==> flow/design.v <==
module PIEZO_reality_and_damedame(RESETN,CLK_1MHZ,A,T,SONG );
input RESETN,CLK_1MHZ,A,T;
output SONG;
reg SONG;
reg BUFF,BUFF2;
reg [10:0] freq,freq2;
reg [31:0] CNT_SOUND,CNT_SOUND2;
integer CLK_COUNT,CLK_COUNT2;
integer scale,scale2;
always @(*)
begin
if(A&&~T)
	SONG = BUFF;
else if(~A&&T)
	SONG = BUFF2;	
else 
	SONG =0;
end
always @( posedge CLK_1MHZ)
begin
	case(scale)
		-2: freq <= 0;
		-1: freq <= 0;
		0: freq <= 1012;	 
		1:	freq <= 1516;	  
		2:	freq <= 955;		  
		3: freq <= 1012;	  
		4: freq <= 1136;	  
		5: freq <= 1275;	  
		6: freq <= 1012;	  
		7: freq <= 0;	     
		8: freq <= 1607;	  
		9: freq <= 955;		  
		10: freq <= 1012;	  
		11: freq <= 1136;	  
		12: freq <= 1275;	  
		13: freq <= 1012;	  
		14: freq <= 675;	  
		15: freq <= 758;	  
		16: freq <= 1012;	  
		17: freq <= 0;	 	  
		18: freq <= 1516;	  
		19: freq <= 1351;	  
		20: freq <= 1275;	  
		21: freq <= 1012;	  
		22: freq <= 1136;	  
		23: freq <= 1204;	  
		24: freq <= 1136;	  
		25: freq <= 0;	  
		26: freq <= 1516;	  
		27: freq <= 758;	  
		28: freq <= 851;	  
		29: freq <= 902;	  
		30: freq <= 851;	  
		31: freq <= 0;	  
		32: freq <= 1275;	  
		33: freq <= 851;	  
		34: freq <= 955;	  
		35: freq <= 1012;	  
		36: freq <= 955;	  
		37: freq <= 1012;	  
		38: freq <= 1136;	  
		39: freq <= 0;	 	  
		40: freq <= 1012;	  
		41: freq <= 1516;	  
		42: freq <= 955;	  
		43: freq <= 1012;	  
		44: freq <= 1136;	  
		45: freq <= 1275;	  
		46: freq <= 1012;	  
		47: freq <= 0;	     
		48: freq <= 1607;	  
		49: freq <= 955;	 
		50: freq <= 1012;	  
		51: freq <= 1136;	  
		52: freq <= 1275;	  
		53: freq <= 1012;	  
		54: freq <= 675;	  
		55: freq <= 758;	  
		56: freq <= 1012;	  
		57: freq <= 0;	 	  
		58: freq <= 1516;	  
		59: freq <= 1351;	  
		60: freq <= 1275;	  
		61: freq <= 1012;	  
		62: freq <= 1136;	  
		63: freq <= 1204;	  
		64: freq <= 1136;	  
		65: freq <= 0;	  
		66: freq <= 1516;	  
		67: freq <= 758;	  
		68: freq <= 851;	  
		69: freq <= 902;	  
		70: freq <= 851;	  
		71: freq <= 0;	  
		72: freq <= 1275;	  
		73: freq <= 851;	  
		74: freq <= 955;	  
		75: freq <= 1012;	  
		76: freq <= 1136;	  
		77: freq <= 1275;	  
		78: freq <= 1275;	  
		79: freq <= 0;       
		default: freq <= 0;
	endcase
	case(scale2)
		-2: freq2 <= 0;
		-1: freq2 <= 0;	 
		0: freq2 <= 955;	  
		1: freq2 <= 851;	  
		2: freq2 <= 955;	  
		3: freq2 <= 758;	  
		4: freq2 <= 758;	  
		5: freq2 <= 758;	  
		6: freq2 <= 758;	  
		7: freq2 <= 758;	  
		8: freq2 <= 0;	  
		8: freq2 <= 0;	  
		9: freq2 <= 955;	  
		10: freq2 <= 955;	  
		11: freq2 <= 1012;	
		12: freq2 <= 1012;	
		13: freq2 <= 1012;	
		14: freq2 <= 1012;	
		15: freq2 <= 955;	 
		16: freq2 <= 955;	 
		17: freq2 <= 851;	 
		18: freq2 <= 851;	 
		19: freq2 <= 1136;	  
		20: freq2 <= 1275;	  
		21: freq2 <= 1275;	 
		22: freq2 <= 1275;	 
		23: freq2 <= 1275;	 
		24: freq2 <= 1275;	 
		25: freq2 <= 1275;	 
		26: freq2 <= 1275;	 
		27: freq2 <= 0;	  
		28: freq2 <= 0;	  
		29: freq2 <= 0;	  
		30: freq2 <= 0;	  
		31: freq2 <= 1275;	  
		32: freq2 <= 1431;	  
		33: freq2 <= 1516;	  
		34: freq2 <= 1431;	  
		35: freq2 <= 1431;	  
		36: freq2 <= 1431;	  
		37: freq2 <= 1431;	  
		38: freq2 <= 1431;	  
		39: freq2 <= 0;	  
		40: freq2 <= 0;	  
		41: freq2 <= 1136;	  
		42: freq2 <= 1136;	  
		43: freq2 <= 1012;	 
		44: freq2 <= 1012;	 
		45: freq2 <= 1012;	 
		46: freq2<= 1012;	 
		47: freq2<= 758;	  
		48: freq2 <= 758;	  
		49: freq2 <= 1012;	 
		50: freq2 <= 1012;	 
		51: freq2 <= 851;	 
		52:	freq2 <= 955;	 
		53:	freq2 <= 955;	 
		54:	freq2 <= 955;	 
		55:	freq2 <= 955;	 
		56:	freq2 <= 955;	 
		57:	freq2 <= 955;	 
		58:	freq2 <= 955;	 
		59:	freq2 <= 0;	  
		60:	freq2 <= 0;	  
		61:	freq2 <= 0;	  
		62:	freq2 <= 0;	  
		63:	freq2 <= 955;	 
		64:	freq2 <= 851;	 
		65:	freq2 <= 955;	 
		66:	freq2 <= 758;	  
		67:	freq2 <= 758;	  
		68:	freq2 <= 758;	  
		69:	freq2 <= 758;	  
		70:	freq2 <= 758;	  
		71:	freq2 <= 0;	  
		72:	freq2 <= 0;	  
		73:	freq2 <= 1136;	  
		74:	freq2 <= 1012;	 
		75:	freq2 <= 955;	 
		76:	freq2 <= 955;	 
		77:	freq2 <= 955;	 
		78:	freq2 <= 955;	 
		79:	freq2 <= 851;	 
		80:	freq2 <= 851;	 
		81:	freq2 <= 851;	 
		82:	freq2 <= 851;	 
		83:	freq2 <= 1275;	  
		84:	freq2 <= 1275;	  
		85:	freq2 <= 851;	 
		86:	freq2 <= 851;	 
		87:	freq2 <= 955;	 
		88:	freq2 <= 955;	 
		89:	freq2 <= 955;	 
		90:	freq2 <= 955;	 
		91:	freq2 <= 955;	 
		92:	freq2 <= 955;	 
		93:	freq2 <= 0;	  
		94:	freq2 <= 0;	  
		95:	freq2<= 0;	  
		96:	freq2<= 0;	  
		97:	freq2 <= 1516;	  
		98:	freq2 <= 1431;	  
		99:	freq2 <= 1275;	  
	100:	freq2 <= 1431;	  
	101:	freq2 <= 955;	 
	102:	freq2 <= 955;	 
	103:	freq2 <= 955;	 
	104:	freq2 <= 955;	 
	105:	freq2 <= 955;	 
	106:	freq2 <= 955;	 
	107:	freq2 <= 0;	  
	108:	freq2 <= 0;	  
	109:	freq2 <= 0;	  
	110:	freq2 <= 0;	  
	111:	freq2 <= 0;	  
	112:	freq2 <= 0;	  
	113:	freq2 <= 1516;	 
	114:	freq2<= 1431;	 
	115:	freq2 <= 1275;	  
	116:	freq2 <= 1431;	  
	117:	freq2 <= 851;	 
	118:	freq2 <= 851;	 
	119:	freq2 <= 851;	 
	120:	freq2 <= 851;	 
	121:	freq2 <= 851;	 
	122:	freq2 <= 851;	 
	123:	freq2 <= 0;	  
	124:	freq2 <= 0;	  
	125:	freq2 <= 0;	  
	126:	freq2 <= 0;	  
	127:	freq2 <= 851;	 
	128:	freq2 <= 955;	 
	129:	freq2 <= 1012;	 
	130:	freq2<= 955;	 
	default: freq <= 0;
	endcase		
end
always @(negedge RESETN or posedge CLK_1MHZ)
begin
	if(RESETN==1'b0)
		begin
				scale <= -2;
				BUFF <= 0;
				CNT_SOUND <= 0;
				CLK_COUNT <= 0;
		end
	else
		begin
			if(A)
				begin
					if( scale== -2 || scale == -1||
						 scale == 1|| scale == 2|| scale == 4|| scale == 5 || scale == 7 ||
						 scale == 8|| scale == 9|| scale == 11|| scale == 12|| scale == 15||
						 scale == 17|| scale == 18|| scale == 19|| scale == 20|| scale == 21||
						 scale ==23|| scale ==25|| scale == 26|| scale == 27|| scale == 29||
						 scale ==31|| scale ==32|| scale ==33|| scale ==35 || scale ==37 ||
						 scale ==41|| scale ==42|| scale == 44|| scale == 45|| scale == 47||
						 scale == 48|| scale == 49|| scale == 51|| scale == 52|| scale == 55||
						 scale ==57|| scale ==58|| scale == 59|| scale == 60|| scale == 61||
						 scale ==63|| scale ==65|| scale == 66|| scale == 67|| scale == 69||
						 scale ==71|| scale ==72|| scale == 73|| scale == 75 )
						 begin
								if( (CLK_COUNT < 300000) )         
									begin
										if(CNT_SOUND >= freq)   
											begin
												CNT_SOUND <= 0;   
												BUFF <= ~BUFF;					
												CLK_COUNT <= CLK_COUNT+1; 
											end				
										else   
											begin
												CNT_SOUND <=CNT_SOUND +1;  
												CLK_COUNT <= CLK_COUNT+1;
											end
									end						
								else  
									begin
										CLK_COUNT <= 0;	
										CNT_SOUND <= 0;	
										scale <= scale + 1;
									end
						end
					else if(scale == 3|| scale == 6|| scale ==10|| scale ==22 || scale ==24 ||
						 scale ==28|| scale ==30|| scale == 34|| scale == 39|| scale == 43||
						 scale == 46|| scale == 50|| scale == 62|| scale == 64|| scale == 68 ||scale == 70||
						 scale ==74|| scale ==77|| scale == 79)
							begin
								if( (CLK_COUNT < 600000) )         
									begin
										if(CNT_SOUND >= freq)   
											begin
												CNT_SOUND <= 0;   
												BUFF <= ~BUFF;					
												CLK_COUNT <= CLK_COUNT+1; 
											end				
										else   
											begin
												CNT_SOUND <=CNT_SOUND +1;  
												CLK_COUNT <= CLK_COUNT+1;
											end
									end						
								else  
									begin
										CLK_COUNT <= 0;	
										CNT_SOUND <= 0;
										scale <= scale + 1;
									end
							end	
					else if(scale == 0|| scale ==14|| scale ==36|| scale ==40 || scale ==54 ||
						 scale ==76)
						 begin
								if( (CLK_COUNT < 900000) )         
									begin
										if(CNT_SOUND >= freq)   
											begin
												CNT_SOUND <= 0;   
												BUFF <= ~BUFF;					
												CLK_COUNT <= CLK_COUNT+1; 
											end				
										else   
											begin
												CNT_SOUND <=CNT_SOUND +1;  
												CLK_COUNT <= CLK_COUNT+1;
											end
									end						
								else  
									begin
										CLK_COUNT <= 0;	
										CNT_SOUND <= 0;	
										scale <= scale + 1;
									end
							end
					else if(scale == 13|| scale ==16|| scale ==38|| scale ==53 || scale ==56 ||
						 scale ==78)
						 begin
								if( (CLK_COUNT < 1200000) )         
									begin
										if(CNT_SOUND >= freq)   
											begin
												CNT_SOUND <= 0;   
												BUFF <= ~BUFF;					
												CLK_COUNT <= CLK_COUNT+1; 
											end				
										else   
											begin
												CNT_SOUND <=CNT_SOUND +1;  
												CLK_COUNT <= CLK_COUNT+1;
											end
									end						
								else  
									begin
										CLK_COUNT <= 0;	
										CNT_SOUND <= 0;	
										scale <= scale + 1;
									end
						 end
					else       
						begin
							scale <= -2;
							BUFF  <= 0;
							CNT_SOUND <= 0;
							CLK_COUNT <= 0;
						end
				end
				else 
					begin
							scale <= -2;
							BUFF  <= 0;
							CNT_SOUND <= 0;
							CLK_COUNT <= 0;
					end
			end
end
always @(negedge RESETN or posedge CLK_1MHZ)
begin
	if(RESETN==1'b0)
		begin
				scale2<= -2;
				BUFF2 <= 0;
				CNT_SOUND2 <= 0;
				CLK_COUNT2 <= 0;
		end
	else
		begin	
			if(T)
				begin
					if(scale2 < 131) 
						begin
							if( (CLK_COUNT2 < 250000) )        
											begin
												if(CNT_SOUND2 >= freq2)   
													begin
														CNT_SOUND2 <= 0;   
														BUFF2 <= ~BUFF2;					
														CLK_COUNT2 <= CLK_COUNT2+1; 
													end				
												else   
													begin
														CNT_SOUND2 <=CNT_SOUND2 +1;  
														CLK_COUNT2 <= CLK_COUNT2+1;
													end
												end						
							else 
								begin
									CLK_COUNT2 <= 0;	
									CNT_SOUND2 <= 0;	
									scale2 <= scale2 + 1;
								end
						end
					else
						begin
							CLK_COUNT2 <= 0;	
							CNT_SOUND2 <= 0;	
							scale2 <= -2;
						end
				end
				else
					begin
						scale2<= -2;
						BUFF2 <= 0;
						CNT_SOUND2 <= 0;
						CLK_COUNT2 <= 0;
					end
	  end
end
endmodule
## From RTL to reports: PIEZO_reality_and_damedame

The steps from the RTL of PIEZO_reality_and_damedame to its reports follow in flow order.
Lines are those of the file above, counted from 1.
Cell names lack the library's common part.
A cell with n/a has no value.

| design | value |
|---|---|
| top module | PIEZO_reality_and_damedame |
| clock port | CLK_1MHZ |
| cell library | sky130hd |
| library corner | tt_025C_1v80 |

## Word-level counts

Yosys after proc, flatten, opt, wreduce and memory -nomap, before mapping. Memory bits, and registers merged into a memory's read port (data or address), are not among the register bits. Print and check cells are not counted.

| word-level totals | value |
|---|---|
| register bits | 216 |
| memory bits (read-only) | 0 |
| memories | 0 |
| output and inout port bits | 1 |
| elaborated cells | 487 |
| RAM bits | 0 |
| clocked read ports x word width | 0 |
| latch bits | 0 |

| operators by class | value |
|---|---|
| equality and inequality tests | 294 |
| shift operators | 0 |
| divide/modulo/power cells | 0 |
| bitwise logic cells | 4 |
| multipliers | 0 |
| $add $sub $neg | 6 |
| multiplexer cells | 56 |
| reduce/logical cells | 109 |
| $lt $le $gt $ge | 8 |

Operators by type and width:

| operator | count |
|---|---|
| 32-bit by 7-bit equality test with 1-bit output (second input constant) | 109 |
| 32-bit by 6-bit equality test with 1-bit output (second input constant) | 77 |
| 32-bit 2-to-1 mux | 38 |
| 32-bit by 5-bit equality test with 1-bit output (second input constant) | 37 |
| 32-bit by 4-bit equality test with 1-bit output (second input constant) | 20 |
| 32-bit by 8-bit equality test with 1-bit output (second input constant) | 19 |
| 32-bit by 3-bit equality test with 1-bit output (second input constant) | 9 |
| 32-bit by 2-bit equality test with 1-bit output (second input constant) | 6 |
| 133-bit OR reduction | 1 |
| 11-bit case mux with 12-bit select | 1 |
| 32-bit by 2-bit adder with 32-bit output (second input constant) | 4 |
| 11-bit case mux with 9-bit select | 1 |
| 32-bit by 1-bit equality test with 1-bit output (second input constant) | 3 |
| 32-bit logical NOT | 3 |
| 1-bit logical OR | 78 |
| 32-bit by 1-bit adder with 32-bit output (second input constant) | 2 |
| 32-bit by 11-bit >= comparator with 1-bit output | 2 |
| 32-bit by 21-bit less-than comparator with 1-bit output (second input constant) | 2 |
| 32-bit equality test (second input constant) | 2 |
| 12-bit OR reduction | 3 |
| 33-bit OR reduction | 1 |
| 32-bit by 19-bit less-than comparator with 1-bit output (second input constant) | 1 |
| 32-bit by 20-bit less-than comparator with 1-bit output (second input constant) | 1 |
| 32-bit by 22-bit less-than comparator with 1-bit output (second input constant) | 1 |
| 32-bit by 9-bit less-than comparator with 1-bit output (second input constant) | 1 |
| 10-bit OR reduction | 3 |
| 29-bit OR reduction | 1 |
| 18-bit OR reduction | 1 |

Not listed: further kinds 21, cells in them 50.

## Longest topological paths

Longest topological path by Yosys (ltp), each cell counted once; first at word level (registers and memories cut), then after technology mapping (sequential cells cut; the memories' decode and read muxes count).

| logic depth | value |
|---|---|
| depth after elaboration | 53 |
| ABC_AREA | 1 |
| gate-level depth with buffers | 21 |
| gate-level depth less buffers | 20 |

## Synthesis result

Yosys stat after the flow's synthesis: flattened, memories mapped to cells. It holds for the ABC_AREA given above (unset counts as 0); a run with the other value may have another netlist.

| synthesis totals | value |
|---|---|
| cell count | 1,608 |
| buffer cells | 27 |
| synthesis area | 0.0123606 mm^2 |
| mapped flip-flops | 216 |

Cell types:

| type | count | area in all (um^2) |
|---|---|---|
| dfrtp_1 | 132 | 3.3E+03 |
| dfstp_2 | 62 | 1.63E+03 |
| nor2_1 | 275 | 1,032.24 |
| nand2_1 | 271 | 1.02E+03 |
| inv_1 | 208 | 780.749 |
| nand3_1 | 126 | 630.605 |
| ha_1 | 34 | 425.408 |
| xor2_1 | 46 | 402.886 |
| nand4_1 | 61 | 381.616 |
| o21ai_0 | 68 | 340.326 |
| edfxtp_1 | 11 | 330.317 |
| nor3_1 | 57 | 285.274 |
| a21oi_1 | 48 | 240.23 |
| dfxtp_1 | 11 | 220.211 |
| nor4_1 | 22 | 137.632 |
| xnor2_1 | 14 | 122.618 |
| inv_2 | 30 | 112.608 |
| nand3_2 | 10 | 100.096 |

Other cell types: 34; their cells: 122.

## Path before layout

OpenSTA on the mapped netlist: ideal clock, no wires. The path of least setup slack (recovery checks aside). Input and output delay are each 20% of the period. Register names are those of the netlist, which keeps one name where synthesis merged equal registers.

| timing after synthesis | value |
|---|---|
| kind | in2out |
| from | in A |
| to | out SONG |
| arrival | 2.572 ns |
| period | 10.0 ns |
| external output delay | 2.000 ns |
| path delay | 0.572 ns |
| input delay | 2.000 ns |
| time at the first pin | 2.000 ns |
| slack | 5.428 ns |
| path buffers | 1 |
| driving pins on the path | 2 |
| synthesis period reached | 4.572 ns |

"path delay" is the arrival time less input delay plus setup time.
At an output port there is no setup time.
"driving pins on the path": output pins that drive a net of the path, with the launching flip-flop's if there is one; two outputs of one cell count as two.
"synthesis period reached" = period - worst setup slack (recovery checks aside). The figure is calculated, with input and output delays left at 20% of the set period.
The rows between start and end are the longest chain of elaborated cells between them; the timing report does not say that the signal goes this way. Where chains are equally long, one stands for them.
Each line given opens the expression or statement behind the cell; cells for indexed reads and writes are added by Yosys, which also makes memories of some case tables.

| between the ends, after synthesis | value |
|---|---|
| path through | clkbuf_1 o31ai_1 |
| length of the longest elaborated chain | 4 |

Ends and longest elaborated chain, after synthesis:

| element | line | source |
|---|---|---|
| start: declaration | 2 | `input RESETN,CLK_1MHZ,A,T;` |
| 1-bit inverter | 14 | `else if(~A&&T)` |
| 1-bit logical AND | 14 |  |
| 1-bit 2-to-1 mux | 14 |  |
| 1-bit 2-to-1 mux | 12 | `if(A&&~T)` |
| end: declaration | 3 | `output SONG;` |

## Worst path after layout

Path of least setup slack in the final report of record 1 (OpenROAD, finished layout, wires in). Where an end is a register, its clock arrival counts in the times.

| timing after layout | value |
|---|---|
| kind | in2out |
| from | in A |
| to | out SONG |
| driving pins on the path | 4 |
| period | 4.33 ns |
| path buffers | 3 |
| input delay | 0.87 ns |
| arrival | 2.90 ns |
| time at the first pin | 0.87 ns |
| slack | 0.56 ns |
| external output delay | 0.87 ns |

The rows between start and end are the longest chain of elaborated cells between them; the timing report does not say that the signal goes this way. Where chains are equally long, one stands for them.

| between the ends, after layout | value |
|---|---|
| path through | clkdlybuf4s50_1 clkbuf_1 o31ai_1 clkdlybuf4s50_1 |
| length of the longest elaborated chain | 4 |

Ends and longest elaborated chain, after layout:

| element | line | source |
|---|---|---|
| start: declaration | 2 | `input RESETN,CLK_1MHZ,A,T;` |
| 1-bit inverter | 14 | `else if(~A&&T)` |
| 1-bit logical AND | 14 |  |
| 1-bit 2-to-1 mux | 14 |  |
| 1-bit 2-to-1 mux | 12 | `if(A&&~T)` |
| end: declaration | 3 | `output SONG;` |

Add stored flow runs of PIEZO_reality_and_damedame

Measured results for PIEZO_reality_and_damedame: 4 stored runs of the Yosys and OpenROAD flow on sky130hd. The settings differ; the order carries no meaning. The constraints put input and output delay at 20% of the set period each and load the outputs with 0.01 pF.
"reached clock period" is the run's clock period less its worst setup slack. It is reckoned from that one timing run; input and output delays stay at 20% of the period that was set.
By "allowed time less slack (worst setup path)" is meant the share of the clock period that the worst setup path is allowed (20% is reserved at inputs, 20% at outputs), minus its slack. Clock arrival times at its registers enter into it.
By "total power after layout" is meant OpenSTA's value without simulated activity: inputs other than the clock are taken to toggle once in ten clock periods, and the tool carries that through the logic.
Among the settings, n/a means not set for that run.

| setting or result | record 1 | record 2 | record 3 | record 4 |
|---|---|---|---|---|
| ABC_AREA | 1 | 1 | n/a | n/a |
| CAP_MARGIN | 20 | 30 | 20 | 20 |
| CORE_MARGIN | 3 | 2 | 2 | 2 |
| CORE_UTILIZATION | 34 | 25 | 32 | 67 |
| GPL_TIMING_DRIVEN | 0 | n/a | n/a | 0 |
| MIN_ROUTING_LAYER | met2 | n/a | n/a | n/a |
| PLACE_DENSITY_LB_ADDON | 0.18 | n/a | 0.16 | 0.06 |
| SETUP_SLACK_MARGIN | 0.02 | n/a | n/a | 0.64 |
| period_ns | 4.33 | 8.73 | 10.0 | 4.86 |
| SLEW_MARGIN | 20 | 10 | 5 | 20 |
| CELL_PAD_IN_SITES_DETAIL_PLACEMENT | n/a | 2 | n/a | n/a |
| CORE_ASPECT_RATIO | n/a | 1.81 | n/a | 0.52 |
| CTS_CLUSTER_DIAMETER | n/a | 321 | n/a | 281 |
| CTS_CLUSTER_SIZE | n/a | 31 | n/a | 16 |
| GPL_ROUTABILITY_DRIVEN | n/a | 0 | 0 | 1 |
| HOLD_SLACK_MARGIN | n/a | -0.03 | 0.19 | n/a |
| MAX_ROUTING_LAYER | n/a | met4 | n/a | n/a |
| total power after layout (mW) | 4.474 | 1.650 | 1.948 | 3.221 |
| reached clock period (ns) | 3.769 | 5.346 | 5.482 | 4.167 |
| lowest setup slack (ns) | 0.561 | 3.384 | 4.518 | 0.693 |
| chip area after synthesis (Yosys) (mm^2) | 0.0123606 | 0.0123606 | 0.0117175 | 0.0117175 |
| total negative slack on setup checks (ns) | 0.000 | 0.000 | 0.000 | 0.000 |
| post-route utilization | 0.394 | 0.277 | 0.365 | 0.751 |
| std-cell area (final layout) (mm^2) | 0.0140935 | 0.0135317 | 0.013259 | 0.0127235 |
| area of the die (mm^2) | 0.0386791 | 0.0513157 | 0.0381636 | 0.01862 |
| allowed time less slack (worst setup path) (ns) | 2.04 | 1.85 | 1.48 | 4.17 |
| worst path kind | in2out | in2out | in2out | reg2reg |
